==> flow/design.v <==
module coeff_selector #(
    parameter TAP_WIDTH      = 32,
    parameter FF_TAP_COUNT   = 4,
    parameter FB_TAP_COUNT   = 3,
    parameter NUM_LP_FILTERS   = 20
)
(
    input  logic [8:0]           filter_index,   
    output logic [FF_TAP_COUNT*TAP_WIDTH-1:0]   B_flat,        
    output logic [FB_TAP_COUNT*TAP_WIDTH-1:0]   A_flat         
);
    logic signed [TAP_WIDTH-1:0] mem [0:NUM_LP_FILTERS*2*FF_TAP_COUNT-1];
    initial begin
        mem[0*8+0*4+0] = 2;
        mem[0*8+0*4+1] = 6;
        mem[0*8+0*4+2] = 6;
        mem[0*8+0*4+3] = 2;
        mem[0*8+1*4+0] = -22432;
        mem[0*8+1*4+1] = 20560;
        mem[0*8+1*4+2] = -6303;
        mem[0*8+1*4+3] = 0;
        mem[1*8+0*4+0] = 14;
        mem[1*8+0*4+1] = 43;
        mem[1*8+0*4+2] = 43;
        mem[1*8+0*4+3] = 14;
        mem[1*8+1*4+0] = -20298;
        mem[1*8+1*4+1] = 17066;
        mem[1*8+1*4+2] = -4845;
        mem[1*8+1*4+3] = 0;
        mem[2*8+0*4+0] = 43;
        mem[2*8+0*4+1] = 130;
        mem[2*8+0*4+2] = 130;
        mem[2*8+0*4+3] = 43;
        mem[2*8+1*4+0] = -18179;
        mem[2*8+1*4+1] = 14050;
        mem[2*8+1*4+2] = -3715;
        mem[2*8+1*4+3] = 0;
        mem[3*8+0*4+0] = 92;
        mem[3*8+0*4+1] = 278;
        mem[3*8+0*4+2] = 278;
        mem[3*8+0*4+3] = 92;
        mem[3*8+1*4+0] = -16080;
        mem[3*8+1*4+1] = 11468;
        mem[3*8+1*4+2] = -2837;
        mem[3*8+1*4+3] = 0;
        mem[4*8+0*4+0] = 164;
        mem[4*8+0*4+1] = 493;
        mem[4*8+0*4+2] = 493;
        mem[4*8+0*4+3] = 164;
        mem[4*8+1*4+0] = -14004;
        mem[4*8+1*4+1] = 9282;
        mem[4*8+1*4+2] = -2154;
        mem[4*8+1*4+3] = 0;
        mem[5*8+0*4+0] = 259;
        mem[5*8+0*4+1] = 778;
        mem[5*8+0*4+2] = 778;
        mem[5*8+0*4+3] = 259;
        mem[5*8+1*4+0] = -11952;
        mem[5*8+1*4+1] = 7457;
        mem[5*8+1*4+2] = -1620;
        mem[5*8+1*4+3] = 0;
        mem[6*8+0*4+0] = 378;
        mem[6*8+0*4+1] = 1136;
        mem[6*8+0*4+2] = 1136;
        mem[6*8+0*4+3] = 378;
        mem[6*8+1*4+0] = -9922;
        mem[6*8+1*4+1] = 5962;
        mem[6*8+1*4+2] = -1201;
        mem[6*8+1*4+3] = 0;
        mem[7*8+0*4+0] = 523;
        mem[7*8+0*4+1] = 1569;
        mem[7*8+0*4+2] = 1569;
        mem[7*8+0*4+3] = 523;
        mem[7*8+1*4+0] = -7911;
        mem[7*8+1*4+1] = 4773;
        mem[7*8+1*4+2] = -868;
        mem[7*8+1*4+3] = 0;
        mem[8*8+0*4+0] = 692;
        mem[8*8+0*4+1] = 2078;
        mem[8*8+0*4+2] = 2078;
        mem[8*8+0*4+3] = 692;
        mem[8*8+1*4+0] = -5918;
        mem[8*8+1*4+1] = 3868;
        mem[8*8+1*4+2] = -599;
        mem[8*8+1*4+3] = 0;
        mem[9*8+0*4+0] = 888;
        mem[9*8+0*4+1] = 2666;
        mem[9*8+0*4+2] = 2666;
        mem[9*8+0*4+3] = 888;
        mem[9*8+1*4+0] = -3937;
        mem[9*8+1*4+1] = 3232;
        mem[9*8+1*4+2] = -376;
        mem[9*8+1*4+3] = 0;
        mem[10*8+0*4+0] = 1112;
        mem[10*8+0*4+1] = 3337;
        mem[10*8+0*4+2] = 3337;
        mem[10*8+0*4+3] = 1112;
        mem[10*8+1*4+0] = -1966;
        mem[10*8+1*4+1] = 2855;
        mem[10*8+1*4+2] = -181;
        mem[10*8+1*4+3] = 0;
        mem[11*8+0*4+0] = 1365;
        mem[11*8+0*4+1] = 4095;
        mem[11*8+0*4+2] = 4095;
        mem[11*8+0*4+3] = 1365;
        mem[11*8+1*4+0] = -0;
        mem[11*8+1*4+1] = 2730;
        mem[11*8+1*4+2] = -0;
        mem[11*8+1*4+3] = 0;
        mem[12*8+0*4+0] = 1649;
        mem[12*8+0*4+1] = 4948;
        mem[12*8+0*4+2] = 4948;
        mem[12*8+0*4+3] = 1649;
        mem[12*8+1*4+0] = 1966;
        mem[12*8+1*4+1] = 2855;
        mem[12*8+1*4+2] = 181;
        mem[12*8+1*4+3] = 0;
        mem[13*8+0*4+0] = 1967;
        mem[13*8+0*4+1] = 5901;
        mem[13*8+0*4+2] = 5901;
        mem[13*8+0*4+3] = 1967;
        mem[13*8+1*4+0] = 3937;
        mem[13*8+1*4+1] = 3232;
        mem[13*8+1*4+2] = 376;
        mem[13*8+1*4+3] = 0;
        mem[14*8+0*4+0] = 2322;
        mem[14*8+0*4+1] = 6966;
        mem[14*8+0*4+2] = 6966;
        mem[14*8+0*4+3] = 2322;
        mem[14*8+1*4+0] = 5918;
        mem[14*8+1*4+1] = 3868;
        mem[14*8+1*4+2] = 599;
        mem[14*8+1*4+3] = 0;
        mem[15*8+0*4+0] = 2718;
        mem[15*8+0*4+1] = 8154;
        mem[15*8+0*4+2] = 8154;
        mem[15*8+0*4+3] = 2718;
        mem[15*8+1*4+0] = 7911;
        mem[15*8+1*4+1] = 4773;
        mem[15*8+1*4+2] = 868;
        mem[15*8+1*4+3] = 0;
        mem[16*8+0*4+0] = 3159;
        mem[16*8+0*4+1] = 9479;
        mem[16*8+0*4+2] = 9479;
        mem[16*8+0*4+3] = 3159;
        mem[16*8+1*4+0] = 9922;
        mem[16*8+1*4+1] = 5962;
        mem[16*8+1*4+2] = 1201;
        mem[16*8+1*4+3] = 0;
        mem[17*8+0*4+0] = 3652;
        mem[17*8+0*4+1] = 10958;
        mem[17*8+0*4+2] = 10958;
        mem[17*8+0*4+3] = 3652;
        mem[17*8+1*4+0] = 11952;
        mem[17*8+1*4+1] = 7457;
        mem[17*8+1*4+2] = 1620;
        mem[17*8+1*4+3] = 0;
        mem[18*8+0*4+0] = 4204;
        mem[18*8+0*4+1] = 12612;
        mem[18*8+0*4+2] = 12612;
        mem[18*8+0*4+3] = 4204;
        mem[18*8+1*4+0] = 14004;
        mem[18*8+1*4+1] = 9282;
        mem[18*8+1*4+2] = 2154;
        mem[18*8+1*4+3] = 0;
        mem[19*8+0*4+0] = 4822;
        mem[19*8+0*4+1] = 14467;
        mem[19*8+0*4+2] = 14467;
        mem[19*8+0*4+3] = 4822;
        mem[19*8+1*4+0] = 16080;
        mem[19*8+1*4+1] = 11468;
        mem[19*8+1*4+2] = 2837;
        mem[19*8+1*4+3] = 0;
    end
    always_comb begin
        B_flat = '0;
        A_flat = '0;
        if (filter_index < NUM_LP_FILTERS) begin
            B_flat[0*TAP_WIDTH +: TAP_WIDTH] = mem[filter_index*8+0*4+0];
            B_flat[1*TAP_WIDTH +: TAP_WIDTH] = mem[filter_index*8+0*4+1];
            B_flat[2*TAP_WIDTH +: TAP_WIDTH] = mem[filter_index*8+0*4+2];
            B_flat[3*TAP_WIDTH +: TAP_WIDTH] = mem[filter_index*8+0*4+3];
            A_flat[0*TAP_WIDTH +: TAP_WIDTH] = mem[filter_index*8+1*4+0];
            A_flat[1*TAP_WIDTH +: TAP_WIDTH] = mem[filter_index*8+1*4+1];
            A_flat[2*TAP_WIDTH +: TAP_WIDTH] = mem[filter_index*8+1*4+2];
        end
    end
endmodule
module iir_filter 
#(
    parameter DATA_IN_WIDTH  = 16,
    parameter DATA_OUT_WIDTH = 32,
    parameter TAP_WIDTH      = 16,
    parameter FF_TAP_COUNT   = 4,
    parameter FB_TAP_COUNT   = 3
)
(
    input  wire                               clk,
    input  wire                               reset_n,
    input  wire   signed [DATA_IN_WIDTH-1:0]  data_in,
    output wire    signed [DATA_OUT_WIDTH-1:0] data_out,
    input  wire   [FF_TAP_COUNT*TAP_WIDTH-1:0] B_flat,
    input  wire   [FB_TAP_COUNT*TAP_WIDTH-1:0] A_flat
);
    reg signed [DATA_IN_WIDTH-1:0] x_delay [0:FF_TAP_COUNT-2];
    reg signed [DATA_OUT_WIDTH-1:0] y_delay [0:FF_TAP_COUNT-2];
    wire signed [DATA_OUT_WIDTH-1:0] w_product_a [0:FB_TAP_COUNT-1];
    wire signed [DATA_OUT_WIDTH-1:0] w_product_b [0:FF_TAP_COUNT-1];
    integer i, j;
    wire signed [DATA_OUT_WIDTH-1:0] sum;
    reg signed [DATA_IN_WIDTH-1:0] r_x;
    reg signed [DATA_OUT_WIDTH-1:0] data_out_reg;
    wire signed [TAP_WIDTH-1:0] B [0:FF_TAP_COUNT-1] ;
    wire signed [TAP_WIDTH-1:0] A [0:FB_TAP_COUNT-1] ;
    generate
        genvar k;
        for (k = 0; k < FF_TAP_COUNT; k = k + 1) begin : b_unpack
            assign B[k] = B_flat[k*TAP_WIDTH +: TAP_WIDTH];
        end
        for (k = 0; k < FB_TAP_COUNT; k = k + 1) begin : a_unpack
            assign A[k] = A_flat[k*TAP_WIDTH +: TAP_WIDTH];
        end
    endgenerate
    always @(posedge clk or negedge reset_n) begin
        if (!reset_n) begin
            for (i = 0; i < FF_TAP_COUNT-1; i = i + 1)
                x_delay[i] <= 0;
            for (j = 0; j < FF_TAP_COUNT-1; j = j + 1)
                y_delay[j] <= 0;
            r_x <= 0;
            data_out_reg <= 0;
        end else begin
            r_x <= data_in;
            for (i = 1; i < FF_TAP_COUNT-1; i = i + 1)
                x_delay[i] <= x_delay[i-1];
            x_delay[0] <= r_x;
            for (j = 1; j < FF_TAP_COUNT-1; j = j + 1)
                y_delay[j] <= y_delay[j-1];
            y_delay[0] <= sum >>> TAP_WIDTH-3;
            data_out_reg <= sum >>> TAP_WIDTH-3;
        end
    end
    generate
		 genvar o;
		 for (o = 0; o < FB_TAP_COUNT; o = o + 1) begin : a_loop
		 assign w_product_a[o] = (-(A[o]) * y_delay[o]);
		 end
    endgenerate
    generate
		 genvar c;
		 for (c = 1; c < FF_TAP_COUNT; c = c + 1) begin : b_loop
		 assign w_product_b[c] = B[c] * x_delay[c-1];
		 end
    endgenerate
    assign w_product_b[0] = B[0] * r_x;
    wire signed [DATA_OUT_WIDTH-1:0] sum_a = w_product_a[0]+w_product_a[1]+w_product_a[2];
    wire signed [DATA_OUT_WIDTH-1:0] sum_b = w_product_b[0]+w_product_b[1]+w_product_b[2]+w_product_b[3];
    assign sum = sum_a + sum_b;
    assign data_out = data_out_reg;
endmodule
module iir_variable_filter
#(
    parameter DATA_IN_WIDTH  = 16,
    parameter DATA_OUT_WIDTH = 32,
    parameter TAP_WIDTH      = 16,
    parameter FF_TAP_COUNT   = 4,
    parameter FB_TAP_COUNT   = 3,
    parameter NUM_LP_FILTERS = 20
)
(
    input  wire                               clk,
    input  wire                               reset_n,
    input  wire        [8:0]                  filter_index,
    input  wire signed [DATA_IN_WIDTH-1:0]    data_in,
    output wire signed [DATA_OUT_WIDTH-1:0]   data_out
);
    wire [FF_TAP_COUNT*TAP_WIDTH-1:0] B_flat;
    wire [FB_TAP_COUNT*TAP_WIDTH-1:0] A_flat;
    coeff_selector #(
        .TAP_WIDTH(TAP_WIDTH),
        .FF_TAP_COUNT(FF_TAP_COUNT),
        .FB_TAP_COUNT(FB_TAP_COUNT),
        .NUM_LP_FILTERS(NUM_LP_FILTERS)
    ) coeff_sel (
        .filter_index(filter_index),
        .B_flat(B_flat),
        .A_flat(A_flat)
    );
    iir_filter #(
        .DATA_IN_WIDTH(DATA_IN_WIDTH),
        .DATA_OUT_WIDTH(DATA_OUT_WIDTH),
        .TAP_WIDTH(TAP_WIDTH),
        .FF_TAP_COUNT(FF_TAP_COUNT),
        .FB_TAP_COUNT(FB_TAP_COUNT)
    ) IIR (
        .clk(clk),
        .reset_n(reset_n),
        .data_in(data_in),
        .data_out(data_out),
        .B_flat(B_flat),
        .A_flat(A_flat)
    );
endmodule
* From RTL to reports: iir_variable_filter
Tool output for the design above, in the order of the flow. Line numbers count from 1 in the design file above. Not given: -
Inputs: top module iir_variable_filter, clock input clk, cell library sky130hd, library corner tt_025C_1v80

* After elaboration
Yosys after proc, flatten, opt, wreduce and memory -nomap, before mapping. Enables and synchronous resets that opt folds into registers are not counted as muxes. Print and check cells are not counted. Equal cells are merged and count once. Memory sizes are those after Yosys's memory passes, which may raise the word count (mostly to a power of two), join words into wider ones and drop unused or constant bits.
Bit counts: elaborated cells 38, memories kept 1, register bits after elaboration 121, output and inout bits 32, ROM bits 2560
Cells by class: add/sub/neg operators 15, multiplexer cells 7, $mul 7, $lt $le $gt $ge 1
Memory list:
- coeff_sel.mem | depth 160, width 16, rd ports 7, wr ports 0, line 12 | logic signed [TAP_WIDTH-1:0] mem [0:NUM_LP_FILTERS*2*FF_TAP_COUNT-1];
Operators with widths (count):
- 16-bit by 16-bit multiplier with 32-bit output | 4
- 32-bit by 19-bit multiplier with 32-bit output | 3
- 32-bit adder | 6
- 16-bit two-way mux | 7
- 16-bit negator with 32-bit output | 3
- 8-bit by 2-bit adder with 8-bit output with constant B | 3
- 8-bit by 1-bit adder with 8-bit output with constant B | 2
- 9-bit by 5-bit less-than comparator with 1-bit output with constant B | 1
- 8-bit by 3-bit adder with 8-bit output with constant B | 1

* Depth
Longest topological path by Yosys (ltp), each cell counted once; first at word level (registers and memories cut), then after technology mapping (sequential cells cut; the memories' decode and read muxes count).
Depth: depth after elaboration 7, ABC_AREA 0, gate-level depth with buffers 49, depth with buffers taken out 47

* Synthesis result
Yosys stat after the flow's synthesis: flattened, memories mapped to cells. It holds for the ABC_AREA given above (unset counts as 0); a run with the other value may have another netlist.
Cells by type:
- sky130_fd_sc_hd__fa_1 | count 2006, area in all 4.02E+04 um^2
- sky130_fd_sc_hd__inv_1 | count 2336, area in all 8768.41 um^2
- sky130_fd_sc_hd__ha_1 | count 581, area in all 7.27E+03 um^2
- sky130_fd_sc_hd__and2_1 | count 736, area in all 4.6E+03 um^2
- sky130_fd_sc_hd__nand2_1 | count 1114, area in all 4181.51 um^2
- sky130_fd_sc_hd__dfrtp_1 | count 121, area in all 3.03E+03 um^2
- sky130_fd_sc_hd__clkbuf_1 | count 339, area in all 1272.47 um^2
- sky130_fd_sc_hd__xnor2_1 | count 135, area in all 1.18E+03 um^2
- sky130_fd_sc_hd__nand2b_1 | count 84, area in all 525.504 um^2
- sky130_fd_sc_hd__nor2b_1 | count 60, area in all 375.36 um^2
- sky130_fd_sc_hd__and3_1 | count 56, area in all 350.336 um^2
- sky130_fd_sc_hd__nor2_1 | count 91, area in all 341.578 um^2
- sky130_fd_sc_hd__a21oi_1 | count 62, area in all 310.298 um^2
- sky130_fd_sc_hd__o21ai_0 | count 44, area in all 220.211 um^2
- sky130_fd_sc_hd__xor2_1 | count 25, area in all 218.96 um^2
- sky130_fd_sc_hd__buf_4 | count 18, area in all 135.13 um^2
- sky130_fd_sc_hd__nor3_1 | count 23, area in all 115.11 um^2
- sky130_fd_sc_hd__buf_6 | count 10, area in all 112.608 um^2
Not listed: further types 66, cells in them 191.
Mapped netlist: standard cells after synthesis 8032, chip area (Yosys) 74615.3 um^2, flip-flops 121, buffers 388, area of sequential cells 3027.9 um^2
The figures by module come from a second, unflattened synthesis with its own total; it is not the netlist above.
Second synthesis, totals: cells (unflattened synthesis) 8801, area (unflattened synthesis) 83382.5 um^2
Rows give one instance, submodules left out.
Modules:
- iir_filter | instances 1, cells 8393, area 80876.3 um^2, seq. area 3027.9 um^2
- coeff_selector | instances 1, cells 408, area 2506.2 um^2, seq. area 0.0 um^2
- iir_variable_filter | instances 1, cells 0, area 0.0 um^2, seq. area 0.0 um^2

* Worst setup path after synthesis
Path of least setup slack by OpenSTA after synthesis, without wires, with an ideal clock, recovery checks aside; 20% of the period is set as input and as output delay. Where synthesis merged equal registers, the netlist keeps one of their names.
Timing path after synthesis: path kind input to register, start input filter_index[1], end register IIR.y_delay[0][18], path delay 11.625 ns, time at the first pin 3.000 ns, arrival time 14.491 ns, data required time 14.866 ns, library setup time 0.134 ns, clock period 15.0 ns, slack 0.375 ns, driving pins on the path 46, external input delay 3.000 ns, period reached after synthesis 14.625 ns
"path delay" is the arrival time less input delay plus setup time. "driving pins on the path" counts driving pins, that of a launching flip-flop among them; a cell with two outputs on the path counts twice. "period reached after synthesis" is the clock period less the worst setup slack; recovery checks do not enter. This is arithmetic on one report: input and output delays are still those of the set period (20% each). Between the ends stands the longest chain of elaborated cells between them, by number of cells; it is not shown to be the way that was timed. Of several equally long chains one is given. A line is the first line of the expression or statement that the cell stems from. Yosys adds cells for indexed reads and writes and turns some case tables into memories. The chain passes a memory read, where the word-level depth is cut; so it can be longer than that depth. A register here has more assigning lines than the two given.
On the way, after synthesis: cell sequence sky130_fd_sc_hd__buf_2 > sky130_fd_sc_hd__inv_1 > sky130_fd_sc_hd__ha_1 > sky130_fd_sc_hd__buf_2 > sky130_fd_sc_hd__or2_4 > sky130_fd_sc_hd__o311a_1 > sky130_fd_sc_hd__o31ai_4 > sky130_fd_sc_hd__nand3_2 > sky130_fd_sc_hd__nand2b_4 > sky130_fd_sc_hd__or2_4 > sky130_fd_sc_hd__clkbuf_1 > sky130_fd_sc_hd__clkbuf_1 > sky130_fd_sc_hd__ha_1 > sky130_fd_sc_hd__clkbuf_1 > sky130_fd_sc_hd__nand2b_1 > sky130_fd_sc_hd__fa_1 > sky130_fd_sc_hd__inv_1 > sky130_fd_sc_hd__fa_1 > [10 not listed] > sky130_fd_sc_hd__fa_1 > sky130_fd_sc_hd__fa_1 > sky130_fd_sc_hd__inv_1 > sky130_fd_sc_hd__fa_1 > sky130_fd_sc_hd__inv_1 > sky130_fd_sc_hd__ha_1 > sky130_fd_sc_hd__a21o_1 > sky130_fd_sc_hd__a21o_1 > sky130_fd_sc_hd__a221oi_1 > sky130_fd_sc_hd__o21ai_1 > sky130_fd_sc_hd__a31oi_1 > sky130_fd_sc_hd__o22ai_1 > sky130_fd_sc_hd__a221o_1 > sky130_fd_sc_hd__a21oi_1 > sky130_fd_sc_hd__o21bai_1 > sky130_fd_sc_hd__a21o_1 > sky130_fd_sc_hd__a21oi_1 > sky130_fd_sc_hd__xnor3_1, length of the longest elaborated chain 9
RTL lines, path after synthesis:
- from (decl) | line 273 | input  wire        [8:0]                  filter_index,
- 8-bit by 3-bit adder with 8-bit output | line 184 | A_flat[1*TAP_WIDTH +: TAP_WIDTH] = mem[filter_index*8+1*4+1];
- 8-bit by 1-bit adder with 8-bit output | line 184
- memory read 160 x 16 bit | line 12 | logic signed [TAP_WIDTH-1:0] mem [0:NUM_LP_FILTERS*2*FF_TAP_COUNT-1];
- 16-bit two-way mux | line 178 | if (filter_index < NUM_LP_FILTERS) begin
- 16-bit negator with 32-bit output | line 246
- 32-bit by 19-bit multiplier with 32-bit output | line 246
- 32-bit adder x2 | line 256
- 32-bit adder | line 258 | assign sum = sum_a + sum_b;
- to (assign) | line 238 | y_delay[j] <= y_delay[j-1];
- to (assign) | line 239 | y_delay[0] <= sum >>> TAP_WIDTH-3;
- to (decl) | line 206 | reg signed [DATA_OUT_WIDTH-1:0] y_delay [0:FF_TAP_COUNT-2];

* Path in the finished layout
From the final timing report of run 1: the path of least setup slack in the routed layout; clock arrival at registers is part of the times.
Timing path after layout: path kind input to register, start input filter_index[0], end register IIR.y_delay[0][18], time at the first pin 4.42 ns, arrival time 19.54 ns, external input delay 4.42 ns, clock period 22.1 ns, driving pins on the path 46, data required time 22.54 ns, library setup time 0.12 ns, slack 2.99 ns
Between the ends stands the longest chain of elaborated cells between them, by number of cells; it is not shown to be the way that was timed. Of several equally long chains one is given. The chain passes a memory read, where the word-level depth is cut; so it can be longer than that depth. A register here has more assigning lines than the two given.
On the way, after layout: cell sequence sky130_fd_sc_hd__clkdlybuf4s50_1 > sky130_fd_sc_hd__buf_4 > sky130_fd_sc_hd__inv_1 > sky130_fd_sc_hd__ha_1 > sky130_fd_sc_hd__or2b_1 > sky130_fd_sc_hd__and3_1 > sky130_fd_sc_hd__nor4_1 > sky130_fd_sc_hd__a41o_1 > sky130_fd_sc_hd__buf_4 > sky130_fd_sc_hd__inv_1 > sky130_fd_sc_hd__ha_1 > sky130_fd_sc_hd__o21ai_1 > sky130_fd_sc_hd__nor2_1 > sky130_fd_sc_hd__xnor2_2 > sky130_fd_sc_hd__buf_4 > sky130_fd_sc_hd__and2_1 > sky130_fd_sc_hd__fa_1 > sky130_fd_sc_hd__fa_1 > [10 not listed] > sky130_fd_sc_hd__fa_1 > sky130_fd_sc_hd__fa_1 > sky130_fd_sc_hd__inv_1 > sky130_fd_sc_hd__fa_1 > sky130_fd_sc_hd__inv_1 > sky130_fd_sc_hd__ha_1 > sky130_fd_sc_hd__a2111oi_0 > sky130_fd_sc_hd__o21ai_0 > sky130_fd_sc_hd__a21oi_1 > sky130_fd_sc_hd__o21ai_1 > sky130_fd_sc_hd__a31oi_1 > sky130_fd_sc_hd__o22ai_1 > sky130_fd_sc_hd__a221o_1 > sky130_fd_sc_hd__a21oi_1 > sky130_fd_sc_hd__o21bai_1 > sky130_fd_sc_hd__a21o_1 > sky130_fd_sc_hd__a21oi_1 > sky130_fd_sc_hd__xnor3_1, length of the longest elaborated chain 9
RTL lines, path after layout:
- from (decl) | line 273 | input  wire        [8:0]                  filter_index,
- 8-bit by 3-bit adder with 8-bit output | line 184 | A_flat[1*TAP_WIDTH +: TAP_WIDTH] = mem[filter_index*8+1*4+1];
- 8-bit by 1-bit adder with 8-bit output | line 184
- memory read 160 x 16 bit | line 12 | logic signed [TAP_WIDTH-1:0] mem [0:NUM_LP_FILTERS*2*FF_TAP_COUNT-1];
- 16-bit two-way mux | line 178 | if (filter_index < NUM_LP_FILTERS) begin
- 16-bit negator with 32-bit output | line 246
- 32-bit by 19-bit multiplier with 32-bit output | line 246
- 32-bit adder x2 | line 256
- 32-bit adder | line 258 | assign sum = sum_a + sum_b;
- to (assign) | line 238 | y_delay[j] <= y_delay[j-1];
- to (assign) | line 239 | y_delay[0] <= sum >>> TAP_WIDTH-3;
- to (decl) | line 206 | reg signed [DATA_OUT_WIDTH-1:0] y_delay [0:FF_TAP_COUNT-2];

Ticket comment

Module iir_variable_filter, platform sky130hd: 2 stored runs of the flow (Yosys, OpenROAD) with differing settings, in no particular order. Input and output delays are each 20% of the period that was set; the output load is 0.01 pF.
"period reached" = clock period - worst setup slack. The figure is calculated, with input and output delays left at 20% of the set period.
By "critical path time" is meant the share of the clock period that the worst setup path is allowed (20% is reserved at inputs, 20% at outputs), minus its slack. Clock arrival times at its registers enter into it.

[run 1] flow files
==> flow/run.sh <==
#!/bin/bash
# the make line also repeats the synthesis and layout settings of config.mk as NAME=value (left out here)
make -C /OpenROAD-flow-scripts/flow DESIGN_CONFIG=/design/flow/config.mk WORK_HOME=/design/flow/orfs CLKGATE_MAP_FILE= finish
==> flow/config.mk <==
export PLATFORM = sky130hd
export DESIGN_NAME = iir_variable_filter
export DESIGN_NICKNAME = iir_variable_filter
export VERILOG_FILES = /design/flow/design.v
export SDC_FILE = /design/flow/constraint.sdc
export NUM_CORES = 4
export LEC_CHECK = 0
export CAP_MARGIN = 30
export CORE_ASPECT_RATIO = 0.55
export CORE_MARGIN = 6
export CORE_UTILIZATION = 49
export CTS_CLUSTER_DIAMETER = 137
export GPL_ROUTABILITY_DRIVEN = 1
export GPL_TIMING_DRIVEN = 1
export HOLD_SLACK_MARGIN = -0.07
export MAX_ROUTING_LAYER = met4
export MIN_ROUTING_LAYER = met1
export PLACE_DENSITY_LB_ADDON = 0.0
export SETUP_SLACK_MARGIN = -1.39
export SLEW_MARGIN = 25
export TNS_END_PERCENT = 80
==> flow/constraint.sdc <==
create_clock -name core_clock -period 22.1 [get_ports {clk}]
set_input_delay 4.4200 -clock core_clock [delete_from_list [all_inputs] [get_ports {clk}]]
set_output_delay 4.4200 -clock core_clock [all_outputs]
set_load 0.01 [all_outputs]

[run 1] result: chip area in the Yosys report 74615.3 um^2; die footprint 162207.0 um^2; area of the standard cells in the finished layout 78337.6 um^2; utilization after layout 0.522; worst setup slack after layout 2.993 ns; total negative setup slack 0.000 ns; worst hold slack after layout 0.572 ns; period reached 19.107 ns; critical path time 14.69 ns; kind of the worst setup path input to register

[run 2] flow files
==> flow/run.sh <==
#!/bin/bash
# the make line also repeats the synthesis and layout settings of config.mk as NAME=value (left out here)
make -C /OpenROAD-flow-scripts/flow DESIGN_CONFIG=/design/flow/config.mk WORK_HOME=/design/flow/orfs CLKGATE_MAP_FILE= finish
==> flow/config.mk <==
export PLATFORM = sky130hd
export DESIGN_NAME = iir_variable_filter
export DESIGN_NICKNAME = iir_variable_filter
export VERILOG_FILES = /design/flow/design.v
export SDC_FILE = /design/flow/constraint.sdc
export NUM_CORES = 4
export LEC_CHECK = 0
export CAP_MARGIN = 20
export CELL_PAD_IN_SITES_DETAIL_PLACEMENT = 1
export CELL_PAD_IN_SITES_GLOBAL_PLACEMENT = 1
export CORE_ASPECT_RATIO = 0.65
export CORE_MARGIN = 8
export CORE_UTILIZATION = 40
export CTS_CLUSTER_DIAMETER = 337
export GPL_TIMING_DRIVEN = 0
export MAX_ROUTING_LAYER = met4
export MIN_ROUTING_LAYER = met2
export SLEW_MARGIN = 20
==> flow/constraint.sdc <==
create_clock -name core_clock -period 10.6 [get_ports {clk}]
set_input_delay 2.1200 -clock core_clock [delete_from_list [all_inputs] [get_ports {clk}]]
set_output_delay 2.1200 -clock core_clock [all_outputs]
set_load 0.01 [all_outputs]

[run 2] result: incomplete, routing halted on GRT-0116
